==> flow/design.v <==
module detect_module 
(
    CLK, RSTn,
	 RX_Pin_In,
	 H2L_Sig
);
    input CLK;
	 input RSTn;
	 input RX_Pin_In;
	 output H2L_Sig;
	 reg H2L_F1;
	 reg H2L_F2;
	 always @ ( posedge CLK or negedge RSTn )
	     if( !RSTn )
		      begin
				    H2L_F1 <= 1'b1;
					 H2L_F2 <= 1'b1;
				end
		  else
		      begin
				    H2L_F1 <= RX_Pin_In;
					 H2L_F2 <= H2L_F1;
				end
	assign H2L_Sig = H2L_F2 & !H2L_F1;
endmodule
module rx_bps_module
(
    CLK, RSTn,
	 Count_Sig, 
	 BPS_CLK
);
    input CLK;
	 input RSTn;
	 input Count_Sig;
	 output BPS_CLK;
	 reg [12:0]Count_BPS;
	 always @ ( posedge CLK or negedge RSTn )
	    if( !RSTn )
		     Count_BPS <= 13'd0;
		 else if( Count_BPS == 13'd5207 )
		     Count_BPS <= 13'd0;
		 else if( Count_Sig )
		     Count_BPS <= Count_BPS + 1'b1;
		 else
		     Count_BPS <= 13'd0;
    assign BPS_CLK = ( Count_BPS == 12'd2604 ) ? 1'b1 : 1'b0;
endmodule
module rx_control_module
(
    CLK, RSTn,
	 H2L_Sig, RX_Pin_In, BPS_CLK, RX_En_Sig,
    Count_Sig, RX_Data, RX_Done_Sig
);
    input CLK;
	 input RSTn;
	 input H2L_Sig;
	 input RX_En_Sig;
	 input RX_Pin_In;
	 input BPS_CLK;
	 output Count_Sig;
	 output [7:0]RX_Data;
	 output RX_Done_Sig;
	 reg [3:0]i;
	 reg [7:0]rData;
	 reg isCount;
	 reg isDone;
	 always @ ( posedge CLK or negedge RSTn )
	     if( !RSTn )
		      begin 
		          i <= 4'd0;
					 rData <= 8'd0;
					 isCount <= 1'b0;
					 isDone <= 1'b0;	 
				end
		  else if( RX_En_Sig )
		      case ( i )
			       4'd0 :
					 if( H2L_Sig ) begin i <= i + 1'b1; isCount <= 1'b1; end
					 4'd1 : 
					 if( BPS_CLK ) begin i <= i + 1'b1; end
					 4'd2, 4'd3, 4'd4, 4'd5, 4'd6, 4'd7, 4'd8, 4'd9 :
					 if( BPS_CLK ) begin i <= i + 1'b1; rData[ i - 2 ] <= RX_Pin_In; end
					 4'd10 :
					 if( BPS_CLK ) begin i <= i + 1'b1; end
					 4'd11 :
					 if( BPS_CLK ) begin i <= i + 1'b1; end
					 4'd12 :
					 begin i <= i + 1'b1; isDone <= 1'b1; isCount <= 1'b0; end
					 4'd13 :
					 begin i <= 4'd0; isDone <= 1'b0; end
				endcase
	 assign Count_Sig = isCount;
	 assign RX_Data = rData;
	 assign RX_Done_Sig = isDone;
endmodule
module rx_module
(
    CLK, RSTn,
    RX_Pin_In, RX_En_Sig,
	 RX_Done_Sig, RX_Data
);
    input CLK;
	 input RSTn;
	 input RX_Pin_In;
	 input RX_En_Sig;
	 output [7:0]RX_Data;
	 output RX_Done_Sig;
	 wire H2L_Sig;
	 detect_module U1
	 (
	     .CLK( CLK ),
		  .RSTn( RSTn ),
		  .RX_Pin_In( RX_Pin_In ),     
		  .H2L_Sig( H2L_Sig )          
	 );
	 wire BPS_CLK;
	 rx_bps_module U2
	 (
	     .CLK( CLK ),
		  .RSTn( RSTn ),
		  .Count_Sig( Count_Sig ),    
		  .BPS_CLK( BPS_CLK )         
	 );
	 wire Count_Sig;
	 rx_control_module U3
	 (
	     .CLK( CLK ),
		  .RSTn( RSTn ),
		  .H2L_Sig( H2L_Sig ),       
		  .RX_En_Sig( RX_En_Sig ),   
		  .RX_Pin_In( RX_Pin_In ),   
		  .BPS_CLK( BPS_CLK ),       
		  .Count_Sig( Count_Sig ),     
		  .RX_Data( RX_Data ),         
		  .RX_Done_Sig( RX_Done_Sig )  
	 );
endmodule
module control_module
(
    CLK, RSTn,
	RX_Done_Sig,
	RX_Data,
	RX_En_Sig,
	RX_Data_Out,
	RX_Valid_Out
);
    input CLK;
	input RSTn;
	input RX_Done_Sig;
	input [7:0]RX_Data;
	output RX_En_Sig;
	output [7:0]RX_Data_Out;
	output RX_Valid_Out;
	reg [7:0]rData_0;
	reg isEn;
	reg isValid;
    always @ ( posedge CLK or negedge RSTn )
	    if( !RSTn )
		    begin rData_0 <= 8'd0; isEn <= 1'b0; isValid <= 1'b0; end
		else if( RX_Done_Sig )     
		    begin rData_0 <= RX_Data; isEn <= 1'b0; isValid <= 1'b1; end
		else begin isEn <= 1'b1; isValid <= 1'b0; end
	assign RX_Data_Out  = rData_0 ;
	assign RX_En_Sig = isEn;
	assign RX_Valid_Out = isValid;
endmodule
module rx_module_demo
(
    CLK, RSTn,
	RX_Pin_In,
	RX_Data_Out,
	RX_Valid_Out
);
    input CLK;
	input RSTn;
	input RX_Pin_In;
    output [7:0]RX_Data_Out;
    output RX_Valid_Out;
	wire RX_Done_Sig;
	wire [7:0]RX_Data;
	rx_module U1
	(
	    .CLK( CLK ),
		.RSTn( RSTn ),
		.RX_Pin_In( RX_Pin_In ),    
		.RX_En_Sig( RX_En_Sig ),    
		.RX_Done_Sig( RX_Done_Sig ),   
		.RX_Data( RX_Data )            
	);
	wire RX_En_Sig;
	wire [7:0]Output_Data;
	wire Output_Valid;
	control_module U2
	(
	    .CLK( CLK ),
	    .RSTn( RSTn ),
		.RX_Done_Sig( RX_Done_Sig ),   
		.RX_Data( RX_Data ),           
		.RX_En_Sig( RX_En_Sig ),       
		.RX_Data_Out( Output_Data ),   
		.RX_Valid_Out( Output_Valid )  
	);
	 assign RX_Data_Out = Output_Data;
	 assign RX_Valid_Out = Output_Valid;
endmodule
module data_pro
(
	input clk,
	input rstn,
	input [7:0] data_in,
	input data_valid,
	output [15:0] delay_set_a, 
	output [15:0] delay_set_b,
	output [15:0] delay_set_c, 
	output [15:0] delay_set_d,
	output [15:0] duty_cycle,
	output [15:0] sub_clk_feq,
	output [15:0] sub_clk_scl
);
	reg [7:0] funct;
	reg [15:0] data;
	reg [1:0] state;
	reg update;
	reg [15:0] delay_set_a_reg;
	reg [15:0] delay_set_b_reg;
	reg [15:0] delay_set_c_reg;
	reg [15:0] delay_set_d_reg;
	reg [15:0] duty_cycle_reg;
	reg [15:0] sub_clk_feq_reg;
	reg [15:0] sub_clk_scl_reg;
	always @(posedge clk or negedge rstn) begin		 
		if (!rstn) begin
			funct <= 8'd0;
			data <= 15'd0;
			state <= 2'd0;
			update <= 1'b0;
		end
		else if (data_valid) begin
			case (state)							 
				2'd0: begin					 
					funct <= data_in;
					state <= state + 1;
					update <= 1'b0;
				end
				2'd1: begin					 
					data[15:8] <= data_in;
					state <= state +1;
					update <= 1'b0;
				end
				2'd2: begin 					 
					data[7:0] <= data_in;
					state <= 2'd0;
					update <= 1'b1;
				end
				default: begin
					funct <= 8'd0;
					data[15:0] <= 15'd0;
					state <= 2'd0;
					update <= 1'b0;
				end
			endcase
		end
		else begin
			update <= 1'b0;
		end
	end
	always @(posedge clk or negedge rstn) begin		 
		if (!rstn) begin
			delay_set_a_reg <= 15'd0;				 
			delay_set_b_reg <= 15'd10;
			delay_set_c_reg <= 15'd20;
			delay_set_d_reg <= 15'd30;
			duty_cycle_reg <= 15'd5;
			sub_clk_scl_reg <= 15'd1000;
			sub_clk_feq_reg <= 15'd10;
		end
		else if (update) begin
			case (funct)
				8'd65: delay_set_a_reg <= data;
				8'd66: delay_set_b_reg <= data;
				8'd67: delay_set_c_reg <= data;
				8'd68: delay_set_d_reg <= data;
				8'd69: duty_cycle_reg <= data;
				8'd70: if (data != 16'd0) sub_clk_feq_reg <= data;	 
				8'd83: if (data != 16'd0) sub_clk_scl_reg <= data;
				8'd0: ;
				default: ;
			endcase
		end
	end
	assign delay_set_a = delay_set_a_reg;
	assign delay_set_b = delay_set_b_reg;
	assign delay_set_c = delay_set_c_reg;
	assign delay_set_d = delay_set_d_reg;
	assign duty_cycle = duty_cycle_reg;
	assign sub_clk_feq = sub_clk_feq_reg;
	assign sub_clk_scl = sub_clk_scl_reg;
endmodule
module ch_output_module
(
	input clk,
	input rstn,
	input [15:0] sub_clk_feq,
	input [15:0] sub_clk_scl,
	input [15:0] duty_cycle,
	input [15:0] delay_set,
	output ch_output
);
	reg ch_output_reg;
	reg [15:0] sub_clk_count;
	reg [15:0] subsub_clk_count;
	reg [15:0] subsub_count;
	wire [15:0] sub_clk_sum;
	wire [15:0] subsub_clk_sum;
	assign sub_clk_sum = 50000000 / sub_clk_feq;
	assign subsub_clk_sum = 50000000 / sub_clk_scl;
	always @(posedge clk or negedge rstn) begin 
		if (!rstn) begin
			ch_output_reg <= 0;
			sub_clk_count <= 0;
			subsub_clk_count <=0;
			subsub_count <= 0;
		end else if (sub_clk_count >= sub_clk_sum) begin
			sub_clk_count <= 0;
			subsub_clk_count <= 0;
			subsub_count <=0;
			if (delay_set == 0) begin 
				ch_output_reg <= 1;
			end else begin
				ch_output_reg <= 0;
			end
		end else if (subsub_clk_count >= subsub_clk_sum) begin
			subsub_clk_count <= 0;
			subsub_count <= subsub_count + 1;
			if ( (subsub_count < delay_set - 1) & (delay_set != 0) ) begin
				ch_output_reg <= 0;
			end else if (subsub_count < (delay_set + duty_cycle - 1) ) begin 
				ch_output_reg <= 1;
			end else if (subsub_count >= (delay_set + duty_cycle - 1) ) begin 
				ch_output_reg <= 0;
			end
		end else begin
			sub_clk_count <= sub_clk_count + 1;
			subsub_clk_count <= subsub_clk_count + 1;
		end
	end
	assign ch_output = ch_output_reg;
endmodule
module abcd_output
(
	input clk,						 
	input rstn,
	input rx_pin_in,
	output ch_a_output, ch_b_output, ch_c_output, ch_d_output
);
	wire [7:0] rx_data_out;			 
	wire rx_valid;					 
	wire [15:0] delay_set_a;		 
	wire [15:0] delay_set_b;
	wire [15:0] delay_set_c;
	wire [15:0] delay_set_d;		
	wire [15:0] duty_cycle;			 
	wire [15:0] sub_clk_feq;
	wire [15:0] sub_clk_scl;
	rx_module_demo u1				 
	(
		.CLK(clk),
		.RSTn(rstn),
		.RX_Pin_In(rx_pin_in),		 
		.RX_Data_Out(rx_data_out),	 
		.RX_Valid_Out(rx_valid)
	);
	data_pro u2						 
	(
		.clk(clk),
		.rstn(rstn),
		.data_in(rx_data_out),		 
		.data_valid(rx_valid),
		.delay_set_a(delay_set_a),	 
		.delay_set_b(delay_set_b),
		.delay_set_c(delay_set_c),
		.delay_set_d(delay_set_d),
		.duty_cycle(duty_cycle),	 
		.sub_clk_feq(sub_clk_feq),	 
		.sub_clk_scl(sub_clk_scl)	 
	);
	ch_output_module u_a
	(
		.clk(clk),
		.sub_clk_feq(sub_clk_feq),
		.sub_clk_scl(sub_clk_scl),
		.rstn(rstn),
		.delay_set(delay_set_a),
		.duty_cycle(duty_cycle),
		.ch_output(ch_a_output)
	);
	ch_output_module u_b
	(
		.clk(clk),
		.sub_clk_feq(sub_clk_feq),
		.sub_clk_scl(sub_clk_scl),
		.rstn(rstn),
		.delay_set(delay_set_b),
		.duty_cycle(duty_cycle),
		.ch_output(ch_b_output)
	);
	ch_output_module u_c
	(
		.clk(clk),
		.sub_clk_feq(sub_clk_feq),
		.sub_clk_scl(sub_clk_scl),
		.rstn(rstn),
		.delay_set(delay_set_c),
		.duty_cycle(duty_cycle),
		.ch_output(ch_c_output)
	);
	ch_output_module u_d
	(
		.clk(clk),
		.sub_clk_feq(sub_clk_feq),
		.sub_clk_scl(sub_clk_scl),
		.rstn(rstn),
		.delay_set(delay_set_d),
		.duty_cycle(duty_cycle),
		.ch_output(ch_d_output)
	);
endmodule
* Tool chain data of abcd_output
Tool output for the design above, in the order of the flow.
Line numbers count from 1 in the design file above.
Not given: --
- Top :: abcd_output
- Clock port :: clk
- Standard-cell library :: sky130hd
- Library corner :: tt_025C_1v80

* Word level
Counts by Yosys on the flattened word-level netlist (proc, flatten, opt, wreduce; memories kept). Register bits leave out memories and registers merged into their read ports (data or address). Print and check cells are left out. Cells with the same type and inputs are merged into one.
- Shift operators :: 2
- Order comparisons :: 20
- Add/subtract/negate cells :: 29
- Reductions and logical operators :: 46
- Bitwise logic cells :: 11
- Div/mod/pow operators :: 2
- Eq/ne operators :: 30
- Mux-type cells :: 65
** Operator list (count)
- divider 26 x 16 -> 32 bit (first input constant) :: 2
- two-way mux 16 bit :: 24
- < comparator 16 x 32 -> 1 bit :: 8
- adder 16 x 1 -> 16 bit (second input constant) :: 12
- >= comparator 16 bit :: 8
- >= comparator 16 x 32 -> 1 bit :: 4
- subtractor 32 x 1 -> 32 bit (second input constant) :: 4
- nonzero test 16 bit :: 5
- subtractor 16 x 1 -> 17 bit (second input constant) :: 4
- adder 16 x 16 -> 17 bit :: 4
- logical NOT 16 bit :: 4
- equality test 8 x 7 -> 1 bit (second input constant) :: 7
- case mux 8 bit (select 2 bit) :: 3
- variable shift 1 x 33 -> 8 bit :: 1
- variable shift 1 x 33 -> 8 bit (first input constant) :: 1
- negation 32 -> 33 bit :: 1
- two-way mux 1 bit :: 30
- AND reduction 2 bit :: 13
- two-way mux 13 bit :: 2
- equality test 4 bit (second input constant) :: 6
- equality test 4 x 3 -> 1 bit (second input constant) :: 4
- nonzero test 4 bit :: 4
- case mux 4 bit (select 4 bit) :: 1
- adder 13 x 1 -> 13 bit (second input constant) :: 1
- equality test 13 x 12 -> 1 bit (second input constant) :: 1
- equality test 13 bit (second input constant) :: 1
- nonzero test 2 bit :: 6
- AND reduction 3 bit :: 4
Not listed: further kinds 25, cells in them 40.
- Bits in registers :: 374
- Word-level cells :: 243
- Bits of input ports :: 3

* Depth
Longest topological path by Yosys (ltp), each cell counted once; first at word level (registers and memories cut), then after technology mapping (sequential cells cut; the memories' decode and read muxes count).
- Word-level depth :: 8
- ABC_AREA :: 1
- Gate-level depth with buffers :: 521
- Gate-level depth less buffers :: 472

* Mapped cells and area
Source: synth_stat.txt of the flow (Yosys; design flattened, memories mapped). It holds for the ABC_AREA given above (unset counts as 0); a run with the other value may have another netlist.
** Cells by type
- sky130_fd_sc_hd__ha_1 :: count 1071, total area 1.34E+04 um2
- sky130_fd_sc_hd__nand2_1 :: count 2521, total area 9.46E+03 um2
- sky130_fd_sc_hd__dfrtp_1 :: count 354, total area 8.86E+03 um2
- sky130_fd_sc_hd__inv_1 :: count 1501, total area 5.63E+03 um2
- sky130_fd_sc_hd__a21oi_1 :: count 1021, total area 5.11E+03 um2
- sky130_fd_sc_hd__xor2_1 :: count 567, total area 4.97E+03 um2
- sky130_fd_sc_hd__o21ai_0 :: count 900, total area 4504.32 um2
- sky130_fd_sc_hd__nand3_1 :: count 663, total area 3.32E+03 um2
- sky130_fd_sc_hd__nor2_1 :: count 841, total area 3.16E+03 um2
- sky130_fd_sc_hd__xnor2_1 :: count 271, total area 2.37E+03 um2
- sky130_fd_sc_hd__nand3_2 :: count 144, total area 1.44E+03 um2
- sky130_fd_sc_hd__nand4_1 :: count 193, total area 1.21E+03 um2
- sky130_fd_sc_hd__nand2_2 :: count 185, total area 1157.36 um2
- sky130_fd_sc_hd__o21bai_1 :: count 134, total area 1.01E+03 um2
- sky130_fd_sc_hd__nor3_1 :: count 187, total area 935.898 um2
- sky130_fd_sc_hd__nand2_4 :: count 76, total area 855.821 um2
- sky130_fd_sc_hd__nor2_4 :: count 58, total area 653.126 um2
- sky130_fd_sc_hd__dfstp_2 :: count 20, total area 525.504 um2
Other cell types: 79; their cells: 1078.
- Synthesis area :: 76323.2 um2
- Area of sequential cells :: 9384.0 um2
- Mapped cells :: 11785
- Mapped flip-flops :: 374
- Buffers :: 199

* Timing after synthesis
Source: OpenSTA report_checks on the synthesized netlist (no wires, ideal clock, input and output delay 20% of the period each), path of least setup slack; recovery checks are left aside. Register names are those of the netlist, which keeps one name where synthesis merged equal registers.
- Path type :: reg-to-reg
- Start :: register u2.sub_clk_scl_reg[0]
- End :: register u_a.subsub_count[14]
- Setup slack :: 39.542 ns
- Delay of the path :: 70.458 ns
- Buffers on the path :: 56
- Library setup time :: 0.094 ns
- Required time :: 109.906 ns
- Data arrival time :: 70.364 ns
- Period :: 110.0 ns
- Driving pins on the path :: 491
- Synthesis period reached :: 70.458 ns
"delay of the path" = arrival - input delay + setup time.
"driving pins on the path": output pins that drive a net of the path, with the launching flip-flop's if there is one; two outputs of one cell count as two.
"synthesis period reached" = period - worst setup slack (recovery checks aside). The figure is calculated, with input and output delays left at 20% of the set period.
Between the ends stands the longest chain of elaborated cells between them, by number of cells; it is not shown to be the way that was timed. Of several equally long chains one is given.
A line is the first line of the expression or statement that the cell stems from. Yosys adds cells for indexed reads and writes and turns some case tables into memories.
At most two assigning lines are given for a register; there are more.
- Cell sequence :: sky130_fd_sc_hd__dfrtp_1 sky130_fd_sc_hd__buf_6 sky130_fd_sc_hd__inv_2 sky130_fd_sc_hd__buf_4 sky130_fd_sc_hd__clkbuf_1 sky130_fd_sc_hd__buf_1 sky130_fd_sc_hd__ha_1 sky130_fd_sc_hd__buf_6 sky130_fd_sc_hd__nand3_1 sky130_fd_sc_hd__nor2_1 sky130_fd_sc_hd__nand2_2 sky130_fd_sc_hd__nor2_2 sky130_fd_sc_hd__ha_1 sky130_fd_sc_hd__a21oi_1 sky130_fd_sc_hd__nor3_1 sky130_fd_sc_hd__or2_2 sky130_fd_sc_hd__nand2_1 sky130_fd_sc_hd__ha_1 [... 455 more ...] sky130_fd_sc_hd__inv_1 sky130_fd_sc_hd__a21oi_1 sky130_fd_sc_hd__o21ai_0 sky130_fd_sc_hd__nand2_1 sky130_fd_sc_hd__o211ai_1 sky130_fd_sc_hd__nand2_1 sky130_fd_sc_hd__nand3_1 sky130_fd_sc_hd__clkbuf_1 sky130_fd_sc_hd__nand3_1 sky130_fd_sc_hd__nor2_1 sky130_fd_sc_hd__nand2_1 sky130_fd_sc_hd__nor2_1 sky130_fd_sc_hd__nand3_1 sky130_fd_sc_hd__nor3b_1 sky130_fd_sc_hd__nand2_1 sky130_fd_sc_hd__nor2_1 sky130_fd_sc_hd__a21oi_1 sky130_fd_sc_hd__a211oi_1
- Length of the longest elaborated chain :: 4
- Elaborated cells between the ends (all ways) :: 5
- Source lines of those cells :: 3
- Those cells by class :: 1 x div; 1 x compare; 2 x mux; 1 x reduce/logical
** Ends and longest elaborated chain, after synthesis
- start: declaration :: line 230 : reg [15:0] sub_clk_scl_reg;
- start: assignment :: line 274 : sub_clk_scl_reg <= 15'd1000;
- start: assignment :: line 285 : 8'd83: if (data != 16'd0) sub_clk_scl_reg <= data;
- divider 26 x 16 -> 32 bit :: line 316 : assign subsub_clk_sum = 50000000 / sub_clk_scl;
- >= comparator 16 bit :: line 332 : end else if (subsub_clk_count >= subsub_clk_sum) begin
- two-way mux 16 bit :: line 332
- two-way mux 16 bit :: line 323 : end else if (sub_clk_count >= sub_clk_sum) begin
- end: assignment :: line 322 : subsub_count <= 0;
- end: assignment :: line 334 : subsub_count <= subsub_count + 1;
- end: declaration :: line 312 : reg [15:0] subsub_count;

* Path in the finished layout
Path of least setup slack in the final report of flow run 1 (OpenROAD, finished layout, wires in). Where an end is a register, its clock arrival counts in the times.
- Path type :: reg-to-reg
- Start :: register u2.sub_clk_feq_reg[0]
- End :: register u_b.ch_output_reg
- Library setup time :: 0.11 ns
- Setup slack :: 12.69 ns
- Required time :: 96.41 ns
- Data arrival time :: 83.72 ns
- Driving pins on the path :: 441
- Period :: 95.9 ns
- Buffers on the path :: 6
Between the ends stands the longest chain of elaborated cells between them, by number of cells; it is not shown to be the way that was timed. Of several equally long chains one is given.
At most two assigning lines are given for a register; there are more.
- Cell sequence :: sky130_fd_sc_hd__dfrtp_2 sky130_fd_sc_hd__inv_4 sky130_fd_sc_hd__ha_1 sky130_fd_sc_hd__nand3_1 sky130_fd_sc_hd__nor2_2 sky130_fd_sc_hd__nand3_1 sky130_fd_sc_hd__inv_1 sky130_fd_sc_hd__ha_1 sky130_fd_sc_hd__a21oi_2 sky130_fd_sc_hd__nor2_2 sky130_fd_sc_hd__nand3_2 sky130_fd_sc_hd__nand2_1 sky130_fd_sc_hd__nand2_1 sky130_fd_sc_hd__ha_1 sky130_fd_sc_hd__o21ai_1 sky130_fd_sc_hd__nand2_1 sky130_fd_sc_hd__nand2_1 sky130_fd_sc_hd__nand2_1 [... 405 more ...] sky130_fd_sc_hd__o21a_1 sky130_fd_sc_hd__o21a_1 sky130_fd_sc_hd__o21a_1 sky130_fd_sc_hd__o21a_1 sky130_fd_sc_hd__o21ai_0 sky130_fd_sc_hd__nand2_1 sky130_fd_sc_hd__a21oi_1 sky130_fd_sc_hd__nor2_1 sky130_fd_sc_hd__o211ai_1 sky130_fd_sc_hd__nand2_1 sky130_fd_sc_hd__a311oi_1 sky130_fd_sc_hd__and2_1 sky130_fd_sc_hd__buf_4 sky130_fd_sc_hd__inv_1 sky130_fd_sc_hd__nor2_1 sky130_fd_sc_hd__clkinv_1 sky130_fd_sc_hd__nand3_1 sky130_fd_sc_hd__nand2_1
- Length of the longest elaborated chain :: 4
- Elaborated cells between the ends (all ways) :: 6
- Source lines of those cells :: 2
- Those cells by class :: 1 x div; 1 x compare; 1 x mux; 3 x reduce/logical
** Ends and longest elaborated chain, after layout
- start: declaration :: line 229 : reg [15:0] sub_clk_feq_reg;
- start: assignment :: line 275 : sub_clk_feq_reg <= 15'd10;
- start: assignment :: line 284 : 8'd70: if (data != 16'd0) sub_clk_feq_reg <= data;
- divider 26 x 16 -> 32 bit :: line 315 : assign sub_clk_sum = 50000000 / sub_clk_feq;
- >= comparator 16 bit :: line 323 : end else if (sub_clk_count >= sub_clk_sum) begin
- nonzero test 2 bit
- AND reduction 2 bit
- end: assignment :: line 319 : ch_output_reg <= 0;
- end: assignment :: line 328 : ch_output_reg <= 1;
- end: declaration :: line 309 : reg ch_output_reg;

==> results <==
Settings and measured results of 5 stored flow runs for module abcd_output (sky130hd), not sorted in any way. The constraints put input and output delay at 20% of the set period each and load the outputs with 0.01 pF.
"allowed time less slack (worst setup path)" means the part of the period allowed to the worst setup path (the constraints hold back 20% at inputs and 20% at outputs) less its slack; where the path has registers, the arrival times of their clocks count too.

** Flow run 1
- Settings :: ABC_AREA=1; CAP_MARGIN=10; CELL_PAD_IN_SITES_GLOBAL_PLACEMENT=1; CORE_ASPECT_RATIO=0.77; CORE_MARGIN=9; CORE_UTILIZATION=28; CTS_CLUSTER_DIAMETER=198; GPL_ROUTABILITY_DRIVEN=0; PLACE_DENSITY_LB_ADDON=0.25; SETUP_SLACK_MARGIN=-2.0; SLEW_MARGIN=25; TNS_END_PERCENT=90; period_ns=95.9
- Smallest hold slack :: 0.369 ns
- Allowed time less slack (worst setup path) :: 83.21 ns
- Worst setup path type :: reg-to-reg
- Lowest setup slack :: 12.688 ns
- Full die area :: 291,861.0 um2
- Yosys chip area after synthesis :: 76,323.2 um2
- Standard-cell area after routing :: 81,851.0 um2
- Utilization after routing :: 30.3%

** Flow run 2
- Settings :: period_ns=110.0; CAP_MARGIN=20; CORE_MARGIN=2; CORE_UTILIZATION=40; SLEW_MARGIN=20
- Yosys chip area after synthesis :: 74,152.4 um2
- Lowest setup slack :: 9.373 ns
- Allowed time less slack (worst setup path) :: 100.63 ns
- Worst setup path type :: reg-to-reg
- Utilization after routing :: 42.5%
- Full die area :: 188,842.0 um2
- Smallest hold slack :: 0.362 ns
- Standard-cell area after routing :: 78,624.2 um2

** Flow run 3
- Settings :: ABC_AREA=1; CAP_MARGIN=5; CELL_PAD_IN_SITES_DETAIL_PLACEMENT=1; CELL_PAD_IN_SITES_GLOBAL_PLACEMENT=2; CORE_MARGIN=10; CORE_UTILIZATION=24; CTS_CLUSTER_SIZE=36; GPL_ROUTABILITY_DRIVEN=1; HOLD_SLACK_MARGIN=0.17; MAX_ROUTING_LAYER=met4; MIN_ROUTING_LAYER=met2; PLACE_DENSITY_LB_ADDON=0.12; SETUP_SLACK_MARGIN=5.0; TNS_END_PERCENT=40; period_ns=172.0; SLEW_MARGIN=20
- Utilization after routing :: 26.1%
- Full die area :: 340,968.0 um2
- Allowed time less slack (worst setup path) :: 89.32 ns
- Worst setup path type :: reg-to-reg
- Yosys chip area after synthesis :: 76,323.2 um2
- Smallest hold slack :: 0.377 ns
- Standard-cell area after routing :: 82,740.6 um2
- Lowest setup slack :: 82.677 ns

** Flow run 4
- Settings :: ABC_AREA=1; CAP_MARGIN=10; CELL_PAD_IN_SITES_DETAIL_PLACEMENT=2; CELL_PAD_IN_SITES_GLOBAL_PLACEMENT=1; CORE_ASPECT_RATIO=1.9; CORE_MARGIN=9; CORE_UTILIZATION=34; CTS_CLUSTER_DIAMETER=198; GPL_ROUTABILITY_DRIVEN=1; MAX_ROUTING_LAYER=met4; PLACE_DENSITY_LB_ADDON=0.03; SETUP_SLACK_MARGIN=-2.0; SLEW_MARGIN=25; TNS_END_PERCENT=100; period_ns=141.0
- Allowed time less slack (worst setup path) :: 87.35 ns
- Worst setup path type :: reg-to-reg
- Full die area :: 242,746.0 um2
- Standard-cell area after routing :: 80,963.9 um2
- Lowest setup slack :: 53.646 ns
- Smallest hold slack :: 0.372 ns
- Utilization after routing :: 36.3%
- Yosys chip area after synthesis :: 76,323.2 um2

** Flow run 5
- Settings :: ABC_AREA=1; CAP_MARGIN=10; CELL_PAD_IN_SITES_DETAIL_PLACEMENT=2; CELL_PAD_IN_SITES_GLOBAL_PLACEMENT=1; CORE_ASPECT_RATIO=1.9; CORE_MARGIN=9; CORE_UTILIZATION=34; CTS_CLUSTER_DIAMETER=198; GPL_ROUTABILITY_DRIVEN=1; PLACE_DENSITY_LB_ADDON=0.03; SETUP_SLACK_MARGIN=-2.0; SLEW_MARGIN=25; TNS_END_PERCENT=5; period_ns=95.9
- Yosys chip area after synthesis :: 76,323.2 um2
- Utilization after routing :: 36.3%
- Allowed time less slack (worst setup path) :: 86.79 ns
- Worst setup path type :: reg-to-reg
- Full die area :: 242,746.0 um2
- Standard-cell area after routing :: 80,987.7 um2
- Lowest setup slack :: 9.112 ns
- Smallest hold slack :: 0.372 ns
